==> flow/design.v <==
`timescale 1ns / 100ps
module top(
     input wire clk, reset,
     input wire start, si,
     output wire [3:0] an,
     output wire [7:0] sseg
    );
wire [4:0] dig3_in, dig2_in, dig1_in, dig0_in;
wire [4:0] dig3_out, dig2_out, dig1_out, dig0_out;
LF_counter top_unit
(.clk(clk), .reset(reset), .start(start), .si(si),
.dig3(dig3_in), .dig2(dig2_in), .dig1(dig1_in), .dig0(dig0_in));
my_register register_unit
(.clk(clk), .reset(reset), .data3_in(dig3_in), .data2_in(dig2_in), .data1_in(dig1_in), .data0_in(dig0_in), 
.data3_out(dig3_out), .data2_out(dig2_out), .data1_out(dig1_out), .data0_out(dig0_out));
seg7 seg7_unit
(.clk(clk), .reset(reset), .sseg(sseg), .an(an),
.in3(dig3_out), .in2(dig2_out), .in1(dig1_out), .in0(dig0_out));  
endmodule
`timescale 1ns / 100ps
module LF_counter(
     input wire clk, reset,
     input wire start, si,
     output wire [4:0] dig3, dig2, dig1, dig0
    );
reg [2:0] state_reg, state_next;
wire [15:0] prd;
wire [19:0] dvnd, dvsr, quo;
reg prd_start, div_start, b2b_start, adj_start;
wire prd_done_tick, div_done_tick, b2b_done_tick, adj_done_tick;
wire [3:0]  bcd10, bcd9, bcd8, bcd7, bcd6, bcd5, bcd4, bcd3, bcd2, bcd1, bcd0;
localparam [2:0] idle = 3'b000,
                 count = 3'b001,
                 frq = 3'b010,
                 b2b = 3'b011,
                 adjust = 3'b100;
counter counter_unit
(.clk(clk), .reset(reset), .start(prd_start), .si(si), .ready(),
.done_tick(prd_done_tick), .prd(prd));
division #(.W(20), .CBIT(6)) div_unit
(.clk(clk), .reset(reset), .start(div_start), .dvnd(dvnd), .dvsr(dvsr),
.quo(quo), .rmd(), .ready(), .done_tick(div_done_tick));
BCD b2b_unit
(.clk(clk), .reset(reset), .start(b2b_start), .bin(quo[19:0]), .ready(),
.done_tick(b2b_done_tick), .bcd10(bcd10), .bcd9(bcd9), .bcd8(bcd8), .bcd7(bcd7), .bcd6(bcd6), 
.bcd5(bcd5), .bcd4(bcd4),  .bcd3(bcd3), .bcd2(bcd2), .bcd1(bcd1), .bcd0(bcd0));
adjust adjust_unit
(.clk(clk), .reset(reset), .bcd10(bcd10), .bcd9(bcd9), .bcd8(bcd8), .bcd7(bcd7), .bcd6(bcd6),
.bcd5(bcd5), .bcd4(bcd4),  .bcd3(bcd3), .bcd2(bcd2), .bcd1(bcd1), .bcd0(bcd0), .done_tick(adj_done_tick), .start(adj_start),
.dig3(dig3), .dig2(dig2), .dig1(dig1), .dig0(dig0));
assign dvnd = 20'd1000000;  
assign dvsr =  prd;
always @(posedge clk)
  if (reset)
    state_reg <= idle;
  else
    state_reg <= state_next;
always @*
  begin
    state_next = state_reg;
    prd_start = 1'b0;
    div_start = 1'b0;
    b2b_start = 1'b0;
    adj_start = 1'b0;
      case (state_reg)
        idle: if (start) begin
              prd_start = 1'b1;
              state_next = count; end
        count: if (prd_done_tick) begin
               div_start = 1'b1;
               state_next = frq; end
        frq: if (div_done_tick) begin
             b2b_start = 1'b1;
             state_next = b2b; end
        b2b: if (b2b_done_tick) begin
             adj_start = 1'b1;
             state_next = adjust; end
        adjust: if (adj_done_tick)
                state_next = idle;
        default: state_next = idle;
      endcase
  end 
endmodule
`timescale 1ns / 100ps
module counter(
    input wire clk, reset,
    input wire start, si,
    output reg ready, done_tick,
    output wire [19:0] prd
    );
localparam [15:0] MAX_COUNTER_NUMBER = 50;  
reg [1:0] state_reg, state_next;
reg [6:0] t_reg, t_next;  
reg [19:0] p_reg, p_next;  
reg delay_reg;
wire edg;   
localparam [1:0] idle = 2'b00,
                 waite = 2'b01, 
                 count = 2'b10,
                 done = 2'b11;
always @(posedge clk)
  if (reset)
    begin
      state_reg <= idle;
      t_reg <= 0;
      p_reg <= 0;
      delay_reg <= 0;
    end
  else
    begin
      state_reg <= state_next;
      t_reg <= t_next;
      p_reg <= p_next;
      delay_reg <= si; 
    end
 assign edg = ~delay_reg & si;
always @*
  begin
    state_next = state_reg;
    ready = 1'b0;
    done_tick = 1'b0;
    t_next = t_reg;
    p_next = p_reg;
    case (state_reg)
      idle: begin ready = 1'b1;
              if (start == 1)
                state_next = waite;
            end
      waite: if (edg == 1) begin  
             state_next = count;
             t_next = 0;
             p_next = 0; end
      count: if (edg == 1)  
               state_next = done;
             else begin  
               t_next = t_reg + 1;
                 if (t_reg == MAX_COUNTER_NUMBER - 1) begin
                   t_next = 0;
                   p_next = p_reg + 1; end
               end
       done: begin done_tick = 1'b1;
               state_next = idle; end
       default: state_next = idle;
     endcase
  end
assign prd = p_reg;
endmodule
`timescale 1ns / 100ps
module division
#(
parameter W = 8,
         CBIT = 4  
 )
(
    input wire clk, reset,
    input wire start,
    input wire [W-1:0] dvsr, dvnd,
    output reg ready, done_tick,
    output wire [W-1:0] quo, rmd
    );
reg [1:0] state_reg, state_next;
reg [W-1:0] rh_reg, rh_next, rl_reg, rl_next, rh_tmp;
reg [W-1:0] d_reg, d_next;
reg [CBIT-1:0] n_reg, n_next;
reg q_bit;
localparam [1:0] idle = 2'b00,
                 op = 2'b01,
                 last = 2'b10,
                 done = 2'b11;
always @(posedge clk)
  if (reset)
    begin
      state_reg <= idle;
      rh_reg <= 0;
      rl_reg <= 0;
      n_reg <= 0;
      d_reg <= 0;
    end
  else
    begin
      state_reg <= state_next;
      rh_reg <= rh_next;
      rl_reg <= rl_next;
      d_reg <= d_next;
      n_reg <= n_next;
    end
always @*
  begin
    ready = 1'b0;
    done_tick = 1'b0;
    state_next = state_reg;
    n_next = n_reg;
    d_next = d_reg;
    rh_next = rh_reg;
    rl_next = rl_reg;
    case (state_reg)
      idle: begin ready = 1'b1;
              if (start) begin
                rh_next = 0;
                rl_next = dvnd;  
                d_next = dvsr;  
                n_next = W;  
                state_next = op; end end
      op: begin  
          rl_next = {rl_reg [W-2:0], q_bit};
          rh_next = {rh_tmp [W-2:0], rl_reg[W-1]};
          n_next = n_reg - 1;
            if (n_reg == 1) state_next = last;
          end
      last: begin
              rl_next = {rl_reg[W-2:0], q_bit};
              rh_next = rh_tmp;
              state_next = done; end
      done: begin 
              done_tick = 1'b1;
              state_next = idle; end
      default: state_next = idle;
   endcase
  end
always @*
  if (rh_reg >= d_reg) begin
    rh_tmp = rh_reg - d_reg;
    q_bit = 1'b1; end
  else begin
    rh_tmp = rh_reg;
    q_bit = 1'b0; end
assign quo = rl_reg;
assign rmd = rh_reg;
endmodule
`timescale 1ns / 100ps
module BCD(
    input wire [19:0] bin,
    input wire clk, reset, start,
    output reg ready, done_tick,
    output wire [3:0] bcd10, bcd9, bcd8, bcd7, bcd6, bcd5, bcd4, bcd3, bcd2, bcd1, bcd0
    );
reg [19:0] p2s_reg, p2s_next;  
reg [1:0] state_reg, state_next;
reg [3:0] bcd10_reg, bcd9_reg, bcd8_reg, bcd7_reg, bcd6_reg, bcd5_reg, bcd4_reg, bcd3_reg, bcd2_reg, bcd1_reg, bcd0_reg;
wire [3:0] bcd10_tmp, bcd9_tmp, bcd8_tmp, bcd7_tmp, bcd6_tmp, bcd5_tmp, bcd4_tmp, bcd3_tmp, bcd2_tmp, bcd1_tmp, bcd0_tmp;
reg [3:0] bcd10_next, bcd9_next, bcd8_next, bcd7_next, bcd6_next, bcd5_next, bcd4_next, bcd3_next, bcd2_next, bcd1_next, bcd0_next;
reg [6:0] n_reg, n_next;  
 localparam [1:0] idle = 2'b00,
                  op = 2'b01,
                  done = 2'b10;
always @(posedge clk)
  begin
    if (reset)
      begin
        p2s_reg <= 0;
        state_reg <= idle;
        n_reg <= 0;
        bcd10_reg <= 0;
        bcd9_reg <= 0;
        bcd8_reg <= 0;
        bcd7_reg <= 0;
        bcd6_reg <= 0;
        bcd5_reg <= 0;
        bcd4_reg <= 0;
        bcd3_reg <= 0;
        bcd2_reg <= 0;
        bcd1_reg <= 0;
        bcd0_reg <= 0;
      end
    else
      begin
         p2s_reg <= p2s_next;
         state_reg <= state_next;
         n_reg <= n_next;
         bcd10_reg <= bcd10_next;
         bcd9_reg <= bcd9_next;
         bcd8_reg <= bcd8_next;
         bcd7_reg <= bcd7_next;
         bcd6_reg <= bcd6_next;
         bcd5_reg <= bcd5_next;
         bcd4_reg <= bcd4_next;
         bcd3_reg <= bcd3_next;
         bcd2_reg <= bcd2_next;
         bcd1_reg <= bcd1_next;
         bcd0_reg <= bcd0_next;
       end
   end
always @*
  begin
    state_next = state_reg;
    p2s_next = p2s_reg;
    n_next = n_reg;
    bcd10_next = bcd10_reg;
    bcd9_next = bcd9_reg;
    bcd8_next = bcd8_reg;
    bcd7_next = bcd7_reg;
    bcd6_next = bcd6_reg;
    bcd5_next = bcd5_reg;
    bcd4_next = bcd4_reg;
    bcd3_next = bcd3_reg;
    bcd2_next = bcd2_reg;
    bcd1_next = bcd1_reg;
    bcd0_next = bcd0_reg;
    ready = 1'b0;
    done_tick = 1'b0;
      case (state_reg)
        idle: begin ready = 1'b1;
               if (start == 1'b1) begin
               state_next = op;
               n_next = 6'b010100;  
               bcd10_next = 0;
               bcd9_next = 0;
               bcd8_next = 0;
               bcd7_next = 0;
               bcd6_next = 0;
               bcd5_next = 0;
               bcd4_next = 0;
               bcd3_next = 0;
               bcd2_next = 0;
               bcd1_next = 0;
               bcd0_next = 0;
               p2s_next = bin; end end
        op: begin p2s_next = p2s_reg << 1;
            bcd0_next = {bcd0_tmp [2:0], p2s_reg [19]};
            bcd1_next = {bcd1_tmp [2:0], bcd0_tmp [3]};
            bcd2_next = {bcd2_tmp [2:0], bcd1_tmp [3]};
            bcd3_next = {bcd3_tmp [2:0], bcd2_tmp [3]};
            bcd4_next = {bcd4_tmp [2:0], bcd3_tmp [3]};
            bcd5_next = {bcd5_tmp [2:0], bcd4_tmp [3]};
            bcd6_next = {bcd6_tmp [2:0], bcd5_tmp [3]};
            bcd7_next = {bcd7_tmp [2:0], bcd6_tmp [3]};
            bcd8_next = {bcd8_tmp [2:0], bcd7_tmp [3]};
            bcd9_next = {bcd9_tmp [2:0], bcd8_tmp [3]};
            bcd10_next = {bcd10_tmp [2:0], bcd9_tmp [3]};
            n_next = n_reg - 1;
              if (n_next == 0)
                state_next = done;
            end
        done: begin done_tick = 1'b1;
              state_next = idle; end
        default: state_next = idle;
      endcase
  end
assign bcd0_tmp = (bcd0_reg > 4) ? bcd0_reg + 3 : bcd0_reg;
assign bcd1_tmp = (bcd1_reg > 4) ? bcd1_reg + 3 : bcd1_reg;
assign bcd2_tmp = (bcd2_reg > 4) ? bcd2_reg + 3 : bcd2_reg;
assign bcd3_tmp = (bcd3_reg > 4) ? bcd3_reg + 3 : bcd3_reg;
assign bcd4_tmp = (bcd4_reg > 4) ? bcd4_reg + 3 : bcd4_reg;
assign bcd5_tmp = (bcd5_reg > 4) ? bcd5_reg + 3 : bcd5_reg;
assign bcd6_tmp = (bcd6_reg > 4) ? bcd6_reg + 3 : bcd6_reg;
assign bcd7_tmp = (bcd7_reg > 4) ? bcd7_reg + 3 : bcd7_reg;
assign bcd8_tmp = (bcd8_reg > 4) ? bcd8_reg + 3 : bcd8_reg;
assign bcd9_tmp = (bcd9_reg > 4) ? bcd9_reg + 3 : bcd9_reg;
assign bcd10_tmp = (bcd10_reg > 4) ? bcd10_reg + 3 : bcd10_reg;
assign bcd10 = bcd10_reg;
assign bcd9 = bcd9_reg;
assign bcd8 = bcd8_reg;
assign bcd7 = bcd7_reg;
assign bcd6 = bcd6_reg;
assign bcd5 = bcd5_reg;
assign bcd4 = bcd4_reg;
assign bcd3 = bcd3_reg;
assign bcd2 = bcd2_reg;
assign bcd1 = bcd1_reg;
assign bcd0 = bcd0_reg;
endmodule
`timescale 1ns / 100ps
module adjust(
    input wire clk, reset,
    input wire start,
    input wire [3:0] bcd10, bcd9, bcd8, bcd7, bcd6, bcd5, bcd4, bcd3, bcd2, bcd1, bcd0,
    output wire [4:0] dig3, dig2, dig1, dig0,
    output reg done_tick, ready
    );
reg [1:0] state_reg, state_next;
reg [4:0] bcd10_reg, bcd9_reg, bcd8_reg, bcd7_reg, bcd6_reg, bcd5_reg, bcd4_reg, bcd3_reg, bcd2_reg, bcd1_reg, bcd0_reg;
reg [4:0] bcd10_next, bcd9_next, bcd8_next, bcd7_next, bcd6_next, bcd5_next, bcd4_next, bcd3_next, bcd2_next, bcd1_next, bcd0_next;
localparam [1:0] idle = 2'b00,
                 op = 2'b01,
                 done = 2'b10;
always @(posedge clk)
  if (reset)
    begin
      state_reg <= 0;
      bcd0_reg <= 0;
      bcd1_reg <= 0;
      bcd2_reg <= 0;
      bcd3_reg <= 0;
      bcd4_reg <= 0;
      bcd5_reg <= 0;
      bcd6_reg <= 0;
      bcd7_reg <= 0;
      bcd8_reg <= 0;
      bcd9_reg <= 0;
      bcd10_reg <= 0;
    end
  else
    begin
      state_reg <= state_next;
      bcd0_reg <= bcd0_next;
      bcd1_reg <= bcd1_next;
      bcd2_reg <= bcd2_next;
      bcd3_reg <= bcd3_next;
      bcd4_reg <= bcd4_next;
      bcd5_reg <= bcd5_next;
      bcd6_reg <= bcd6_next;
      bcd7_reg <= bcd7_next;
      bcd8_reg <= bcd8_next;
      bcd9_reg <= bcd9_next;
      bcd10_reg <= bcd10_next;
    end
always @*
  begin
    state_next = state_reg;
    bcd0_next = bcd0_reg;
    bcd1_next = bcd1_reg;
    bcd2_next = bcd2_reg;
    bcd3_next = bcd3_reg;
    bcd4_next = bcd4_reg;
    bcd5_next = bcd5_reg;
    bcd6_next = bcd6_reg;
    bcd7_next = bcd7_reg;
    bcd8_next = bcd8_reg;
    bcd9_next = bcd9_reg;
    bcd10_next = bcd10_reg;
    done_tick = 1'b0;
    ready = 1'b0;
      case (state_reg) idle: begin ready = 1'b1;
                               if (start == 1'b1) begin
                               bcd0_next = {1'b1, bcd0};
                               bcd1_next = {1'b0, bcd1};
                               bcd2_next = {1'b0, bcd2};
                               bcd3_next = {1'b0, bcd3};
                               bcd4_next = {1'b0, bcd4};
                               bcd5_next = {1'b0, bcd5};
                               bcd6_next = {1'b0, bcd6};
                               bcd7_next = {1'b0, bcd7};
                               bcd8_next = {1'b0, bcd8};
                               bcd9_next = {1'b0, bcd9};
                               bcd10_next = {1'b0, bcd10};
                               state_next = op; end
                             else state_next = idle; end
                       op: if (bcd10_next == 0) begin
                             {bcd10_next, bcd9_next, bcd8_next, bcd7_next, bcd6_next, bcd5_next, bcd4_next, bcd3_next, bcd2_next, bcd1_next, bcd0_next} =
                             {bcd10_next, bcd9_next, bcd8_next, bcd7_next, bcd6_next, bcd5_next, bcd4_next, bcd3_next, bcd2_next, bcd1_next, bcd0_next} << 5;
                             end
                           else
                             state_next = done;
                      done: begin done_tick = 1'b1;
                            state_next = idle; end
                      default: state_next = idle;
        endcase
  end
assign dig3 = bcd10_reg;
assign dig2 = bcd9_reg;
assign dig1 = bcd8_reg;
assign dig0 = bcd7_reg; 
endmodule
`timescale 1ns / 100ps
module my_register(
    input wire clk, reset,
    input wire [4:0] data3_in, data2_in, data1_in, data0_in,
    output reg [4:0] data3_out, data2_out, data1_out, data0_out
    );
always @(posedge clk)
  if (reset)
    begin
      data3_out <= 0; 
      data2_out <= 0;  
      data1_out <= 0;  
      data0_out <= 0;
    end
  else
    begin
      data3_out <= data3_in;   
      data2_out <= data2_in; 
      data1_out <= data1_in; 
      data0_out <= data0_in;   
    end
endmodule
`timescale 1ns / 100ps
module seg7(
    input wire clk, reset,
    input wire [4:0] in3, in2, in1, in0,
    output reg [3:0] an,  
    output reg [7:0] sseg  
    );
localparam N = 18;
reg [N-1:0] q_reg;
wire [N-1:0] q_next;
reg [3:0] hex_in;
wire [3:0] digit3, digit2, digit1, digit0;
wire  dot3, dot2, dot1, dot0;
reg dot;
assign digit3 = in3 [3:0];
assign digit2 = in2 [3:0];
assign digit1 = in1 [3:0];
assign digit0 = in0 [3:0];
assign dot3 = in3 [4];
assign dot2 = in2 [4];
assign dot1 = in1 [4];
assign dot0 = in0 [4];
always @(posedge clk)
  if (reset)
    q_reg <= 0; 
  else
    q_reg <= q_next;
assign q_next = q_reg + 1;
always @*
begin
  case (q_reg[N-1:N-2])
    2'b00:
      begin
        an = 4'b1110;
        hex_in = digit0;
        dot = dot0;
      end
    2'b01:
      begin
        an = 4'b1101;
        hex_in = digit1;
        dot = dot1;
      end
    2'b10:
      begin
        an = 4'b1011;
        hex_in = digit2;
        dot = dot2;
      end
    default:
      begin
        an = 4'b0111;
        hex_in = digit3;
        dot = dot3;
      end
    endcase
end
always @*
  begin
    case (hex_in)
      4'h0: sseg [6:0] = 7'b1111110;
      4'h1: sseg [6:0] = 7'b0110000;
      4'h2: sseg [6:0] = 7'b1101101;
      4'h3: sseg [6:0] = 7'b1111001;
      4'h4: sseg [6:0] = 7'b0110011;
      4'h5: sseg [6:0] = 7'b1011011;
      4'h6: sseg [6:0] = 7'b1011111;
      4'h7: sseg [6:0] = 7'b1110000;
      4'h8: sseg [6:0] = 7'b1111111;
      4'h9: sseg [6:0] = 7'b1111011;
      4'ha: sseg [6:0] = 7'b1110111;
      4'hb: sseg [6:0] = 7'b0011111;
      4'hc: sseg [6:0] = 7'b1001110;
      4'hd: sseg [6:0] = 7'b0111101;
      4'he: sseg [6:0] = 7'b1001111;
      default: sseg [6:0] =  7'b1000111;  
    endcase
    sseg[7] = dot;
  end
endmodule
Wiki page: top / tool data

Tool chain data of top
Tool output for the design above before and after an edit, in the order of the flow. "before" refers to lines of the RTL above, "after" to lines of the edited file. "difference": "after" minus "before" as printed here. "relative change": 100 x difference / "before". Operators: Yosys type, input widths -> output width; for muxes data width and select width s. Cell names lack the library's common part. The mark - stands for no value.

Design top: top. Clock port: clk. Library: sky130hd. Corner: tt_025C_1v80.

Diff
The edit as a unified diff against the file above. The edit is scripted: it alters the design's behaviour and was not made to optimise anything.

```diff
@@ -38,5 +38,5 @@
 (.clk(clk), .reset(reset), .start(prd_start), .si(si), .ready(),
 .done_tick(prd_done_tick), .prd(prd));
-division #(.W(20), .CBIT(6)) div_unit
+division #(.W(30), .CBIT(6)) div_unit
 (.clk(clk), .reset(reset), .start(div_start), .dvnd(dvnd), .dvsr(dvsr),
 .quo(quo), .rmd(), .ready(), .done_tick(div_done_tick));
```

After elaboration
Counts by Yosys on the flattened word-level netlist (proc, flatten, opt, wreduce; memories kept). Register bits leave out memories and registers merged into their read ports (data or address). Print and check cells are left out. Cells with the same type and inputs are merged into one. Memory sizes are those after Yosys's memory passes, which may raise the word count (mostly to a power of two), join words into wider ones and drop unused or constant bits.

Cells by class: add/sub/neg operators (before 17, after 17, difference 0, relative change 0.00%); magnitude comparators (before 12, after 12, difference 0, relative change 0.00%); equal/unequal tests (before 36, after 36, difference 0, relative change 0.00%); mux-type cells (before 112, after 112, difference 0, relative change 0.00%); bitwise logic cells (before 6, after 6, difference 0, relative change 0.00%); reduce/logical cells (before 28, after 28, difference 0, relative change 0.00%).

Operators by type and width: $mux 20 (before 9, after 4, difference -5, relative change -55.56%); $mux 30 (before 0, after 5, difference +5); $pmux 20 s2 (before 3, after 2, difference -1, relative change -33.33%); $ge 20x20->1 (before 1, after 0, difference -1, relative change -100.00%); $pmux 20 s3 (before 1, after 0, difference -1, relative change -100.00%); $sub 20x20->20 (before 1, after 0, difference -1, relative change -100.00%); $ge 30x30->1 (before 0, after 1, difference +1); $pmux 30 s2 (before 0, after 1, difference +1); $pmux 30 s3 (before 0, after 1, difference +1); $sub 30x30->30 (before 0, after 1, difference +1).

Operator kinds equal on both sides are left out: 47.

Storage and ports: register bits after elaboration (before 269, after 299, difference +30, relative change +11.15%); bits in read-only memories (before 112, after 112, difference 0, relative change 0.00%); memories (before 1, after 1, difference 0, relative change 0.00%); input port bits (before 4, after 4, difference 0, relative change 0.00%); output and inout bits (before 12, after 12, difference 0, relative change 0.00%); word-level cells (before 254, after 254, difference 0, relative change 0.00%).

Memory list: words x width with read and write ports (before 16 x 7 bit 1R0W, after 16 x 7 bit 1R0W).

Logic depth
Depth = most cells in a row (Yosys ltp): at word level without a register or memory, in the mapped netlist without a sequential cell, where the memories' decode and read muxes count.

Logic depth: depth in word-level cells (before 7, after 7, difference 0, relative change 0.00%); ABC_AREA (before 0, after 0); depth in mapped cells (before 11, after 12, difference +1, relative change +9.09%); mapped depth without buffers (before 10, after 11, difference +1, relative change +10.00%).

Mapped cells and area
Yosys stat after the flow's synthesis: flattened, memories mapped to cells. It holds for the ABC_AREA given above (unset counts as 0); a run with the other value may have another netlist.

Mapped netlist: cells in the netlist (before 1492, after 1634, difference +142, relative change +9.52%); mapped area (um2) (before 12678.4, after 13833.3, difference +1154.9, relative change +9.11%); sequential area (um2) (before 5385.2, after 5785.5, difference +400.3, relative change +7.43%); mapped flip-flops (before 269, after 289, difference +20, relative change +7.43%); buffer cells (before 86, after 100, difference +14, relative change +16.28%).

Cell types: nor2_1 (before 202, after 239, difference +37, relative change +18.32%); clkbuf_1 (before 60, after 85, difference +25, relative change +41.67%); dfxtp_1 (before 269, after 289, difference +20, relative change +7.43%); a22oi_1 (before 39, after 55, difference +16, relative change +41.03%); xor2_1 (before 29, after 38, difference +9, relative change +31.03%); buf_1 (before 15, after 7, difference -8, relative change -53.33%); o211ai_1 (before 13, after 5, difference -8, relative change -61.54%); o22ai_1 (before 1, after 9, difference +8, relative change +800.00%); a211oi_1 (before 61, after 68, difference +7, relative change +11.48%); a21o_1 (before 3, after 10, difference +7, relative change +233.33%); a21oi_1 (before 106, after 112, difference +6, relative change +5.66%); nand2_1 (before 116, after 121, difference +5, relative change +4.31%); mux2i_1 (before 67, after 72, difference +5, relative change +7.46%); nor3_1 (before 32, after 37, difference +5, relative change +15.62%); buf_2 (before 10, after 5, difference -5, relative change -50.00%); o21ai_0 (before 59, after 55, difference -4, relative change -6.78%); xnor2_1 (before 31, after 27, difference -4, relative change -12.90%); nor4_1 (before 3, after 7, difference +4, relative change +133.33%).

Cell types equal on both sides are left out: 14. Not every row of either side is listed. By module: a second synthesis without flattening, with its own total; a netlist apart from the flattened one above.

Second synthesis, totals: cell total of the unflattened synthesis (before 1630, after 1891, difference +261, relative change +16.01%); area (unflattened synthesis) (um2) (before 13879.6, after 16015.4, difference +2135.8, relative change +15.39%).

Each row is one instance without its submodules.

Modules, before: division (instances 1, cells 537, area 4184.0 um2, seq. area 1401.3 um2); BCD (instances 1, cells 455, area 3708.6 um2, seq. area 1481.4 um2); adjust (instances 1, cells 259, area 2483.6 um2, seq. area 1161.1 um2); counter (instances 1, cells 174, area 1503.9 um2, seq. area 640.6 um2); seg7 (instances 1, cells 138, area 1184.9 um2, seq. area 360.3 um2); my_register (instances 1, cells 42, area 618.1 um2, seq. area 400.4 um2); LF_counter (instances 1, cells 25, area 196.4 um2, seq. area 100.1 um2); top (instances 1, cells 0, area 0.0 um2, seq. area 0.0 um2).

Modules, after: division (instances 1, cells 798, area 6319.8 um2, seq. area 2001.9 um2); BCD (instances 1, cells 455, area 3708.6 um2, seq. area 1481.4 um2); adjust (instances 1, cells 259, area 2483.6 um2, seq. area 1161.1 um2); counter (instances 1, cells 174, area 1503.9 um2, seq. area 640.6 um2); seg7 (instances 1, cells 138, area 1184.9 um2, seq. area 360.3 um2); my_register (instances 1, cells 42, area 618.1 um2, seq. area 400.4 um2); LF_counter (instances 1, cells 25, area 196.4 um2, seq. area 100.1 um2); top (instances 1, cells 0, area 0.0 um2, seq. area 0.0 um2).

Worst setup path after synthesis
Source: OpenSTA report_checks on the synthesized netlist (no wires, ideal clock, input and output delay 20% of the period each), path of least setup slack; recovery checks are left aside. Register names are those of the netlist, which keeps one name where synthesis merged equal registers.

Path post-synthesis: kind (before reg-to-output, after reg-to-output); start (before reg seg7_unit.q_reg[16], after reg seg7_unit.q_reg[16]); end (before out sseg[3], after out sseg[3]); period (ns) (before 10.0, after 10.0, difference 0.0, relative change 0.00%); external output delay (ns) (before 2.000, after 2.000, difference 0.000, relative change 0.00%); launch time at the first pin (ns) (before 0.000, after 0.000, difference 0.000); data arrival time (ns) (before 2.193, after 2.191, difference -0.002, relative change -0.09%); required time (ns) (before 8.000, after 8.000, difference 0.000, relative change 0.00%); path slack (ns) (before 5.807, after 5.809, difference +0.002); delay of the path (ns) (before 2.193, after 2.191, difference -0.002, relative change -0.09%); stages (before 7, after 7, difference 0, relative change 0.00%); path buffers (before 1, after 1, difference 0, relative change 0.00%); synthesis period reached (ns) (before 4.193, after 4.191, difference -0.002, relative change -0.05%).

"delay of the path" is the arrival time less input delay plus setup time. A path that ends at an output port has no setup time. "stages": output pins that drive a net of the path, with the launching flip-flop's if there is one; two outputs of one cell count as two. "synthesis period reached" is the clock period less the worst setup slack; recovery checks do not enter. This is arithmetic on one report: input and output delays are still those of the set period (20% each). Between the ends stands the longest chain of elaborated cells between them, by number of cells; it is not shown to be the way that was timed. Of several equally long chains one is given. A line is the first line of the expression or statement that the cell stems from. Yosys adds cells for indexed reads and writes and turns some case tables into memories. A memory read counts as a cell of the chain, while the word-level depth stops at memories.

Between the ends, post-synthesis, before:
Cells stage by stage: dfxtp_1 buf_1 mux4_2 ha_1 inv_1 mux4_2 inv_1. Under cells in the longest elaborated chain stands 3. Under elaborated cells between the ends (all ways) stands 5. The figure for RTL lines with such cells is 2. Classes of those cells: eq/ne (2); mux (1); reduce/logical (1); memory (1).

Ends and longest elaborated chain, post-synthesis, before: start, declared (line 484) `reg [N-1:0] q_reg;`; start, assigned (line 500) `q_reg <= 0;`; start, assigned (line 502) `q_reg <= q_next;`; $eq 2x2->1 (line 506) `case (q_reg[N-1:N-2])`; $pmux 4 s3 (line 506); $mem_v2 16x7 (line 535) `case (hex_in)`; end, declared (line 6) `output wire [7:0] sseg`.

Between the ends, post-synthesis, after:
Cells stage by stage: dfxtp_1 buf_1 mux4_2 ha_1 inv_1 mux4_2 inv_1. Under cells in the longest elaborated chain stands 3. Under elaborated cells between the ends (all ways) stands 5. The figure for RTL lines with such cells is 2. Classes of those cells: eq/ne (2); mux (1); reduce/logical (1); memory (1).

Ends and longest elaborated chain, post-synthesis, after: start, declared (line 484) `reg [N-1:0] q_reg;`; start, assigned (line 500) `q_reg <= 0;`; start, assigned (line 502) `q_reg <= q_next;`; $eq 2x2->1 (line 506) `case (q_reg[N-1:N-2])`; $pmux 4 s3 (line 506); $mem_v2 16x7 (line 535) `case (hex_in)`; end, declared (line 6) `output wire [7:0] sseg`.

Timing after layout
From the final timing report of the runs of set A: the path of least setup slack in the routed layout; clock arrival at registers is part of the times.

Path after layout: kind (before reg-to-output, after reg-to-output); start (before reg seg7_unit.q_reg[16], after reg seg7_unit.q_reg[16]); end (before out sseg[3], after out sseg[3]); period (ns) (before 5.22, after 5.22, difference 0.00, relative change 0.00%); external output delay (ns) (before 1.04, after 1.04, difference 0.00, relative change 0.00%); launch time at the first pin (ns) (before 0.55, after 0.56, difference +0.01, relative change +1.82%); data arrival time (ns) (before 3.21, after 3.22, difference +0.01, relative change +0.31%); required time (ns) (before 4.18, after 4.18, difference 0.00, relative change 0.00%); path slack (ns) (before 0.96, after 0.96, difference 0.00); stages (before 7, after 7, difference 0, relative change 0.00%); path buffers (before 1, after 1, difference 0, relative change 0.00%).

Between the ends stands the longest chain of elaborated cells between them, by number of cells; it is not shown to be the way that was timed. Of several equally long chains one is given. A memory read counts as a cell of the chain, while the word-level depth stops at memories.

Between the ends, after layout, before:
Cells stage by stage: dfxtp_1 mux4_2 ha_1 inv_1 mux4_2 inv_1 clkdlybuf4s50_1. Under cells in the longest elaborated chain stands 3. Under elaborated cells between the ends (all ways) stands 5. The figure for RTL lines with such cells is 2. Classes of those cells: eq/ne (2); mux (1); reduce/logical (1); memory (1).

Ends and longest elaborated chain, after layout, before: start, declared (line 484) `reg [N-1:0] q_reg;`; start, assigned (line 500) `q_reg <= 0;`; start, assigned (line 502) `q_reg <= q_next;`; $eq 2x2->1 (line 506) `case (q_reg[N-1:N-2])`; $pmux 4 s3 (line 506); $mem_v2 16x7 (line 535) `case (hex_in)`; end, declared (line 6) `output wire [7:0] sseg`.

Between the ends, after layout, after:
Cells stage by stage: dfxtp_1 mux4_2 ha_1 inv_1 mux4_2 inv_1 clkdlybuf4s50_1. Under cells in the longest elaborated chain stands 3. Under elaborated cells between the ends (all ways) stands 5. The figure for RTL lines with such cells is 2. Classes of those cells: eq/ne (2); mux (1); reduce/logical (1); memory (1).

Ends and longest elaborated chain, after layout, after: start, declared (line 484) `reg [N-1:0] q_reg;`; start, assigned (line 500) `q_reg <= 0;`; start, assigned (line 502) `q_reg <= q_next;`; $eq 2x2->1 (line 506) `case (q_reg[N-1:N-2])`; $pmux 4 s3 (line 506); $mem_v2 16x7 (line 535) `case (hex_in)`; end, declared (line 6) `output wire [7:0] sseg`.

Layout results
Runs of the flow (Yosys, OpenROAD) on both versions; the two runs of a pair have the same settings. The constraints put input and output delay at 20% of the set period each and load the outputs with 0.01 pF.

Flow settings, set A:
The entry for CORE_UTILIZATION reads 40. period_ns: 5.22. The figure for CAP_MARGIN is 20. For CORE_MARGIN the number is 2. SLEW_MARGIN: 20.

Measured results, set A: chip area after synthesis (Yosys) (um2) (before 12678.4, after 13833.3, difference +1154.9, relative change +9.11%); area of the die (um2) (before 33136.7, after 36086.7, difference +2950.0, relative change +8.90%); utilization after routing (before 0.451, after 0.448, difference -0.003); worst setup slack after layout (ns) (before 0.963, after 0.958, difference -0.005); lowest hold slack (ns) (before 0.454, after 0.461, difference +0.007); total design power (mW) (before 4.310, after 4.624, difference +0.314, relative change +7.29%).

Flow settings, set B:
The figure for CAP_MARGIN is 35. The figure for CORE_ASPECT_RATIO is 1.43. The entry for CORE_UTILIZATION reads 46. MIN_ROUTING_LAYER: met1. Under PLACE_DENSITY_LB_ADDON stands 0.13. For SETUP_SLACK_MARGIN the number is 1.64. period_ns: 7.7. For CORE_MARGIN the number is 2. SLEW_MARGIN: 20.

Measured results, set B: chip area after synthesis (Yosys) (um2) (before 12678.4, after 13833.3, difference +1154.9, relative change +9.11%); area of the die (um2) (before 28926.6, after 31497.3, difference +2570.7, relative change +8.89%); utilization after routing (before 0.521, after 0.519, difference -0.002); worst setup slack after layout (ns) (before 2.953, after 2.923, difference -0.030); lowest hold slack (ns) (before 0.453, after 0.457, difference +0.004); total design power (mW) (before 2.891, after 3.067, difference +0.176, relative change +6.09%).

"total design power": no workload was simulated; the value follows from the tool's default switching activity.
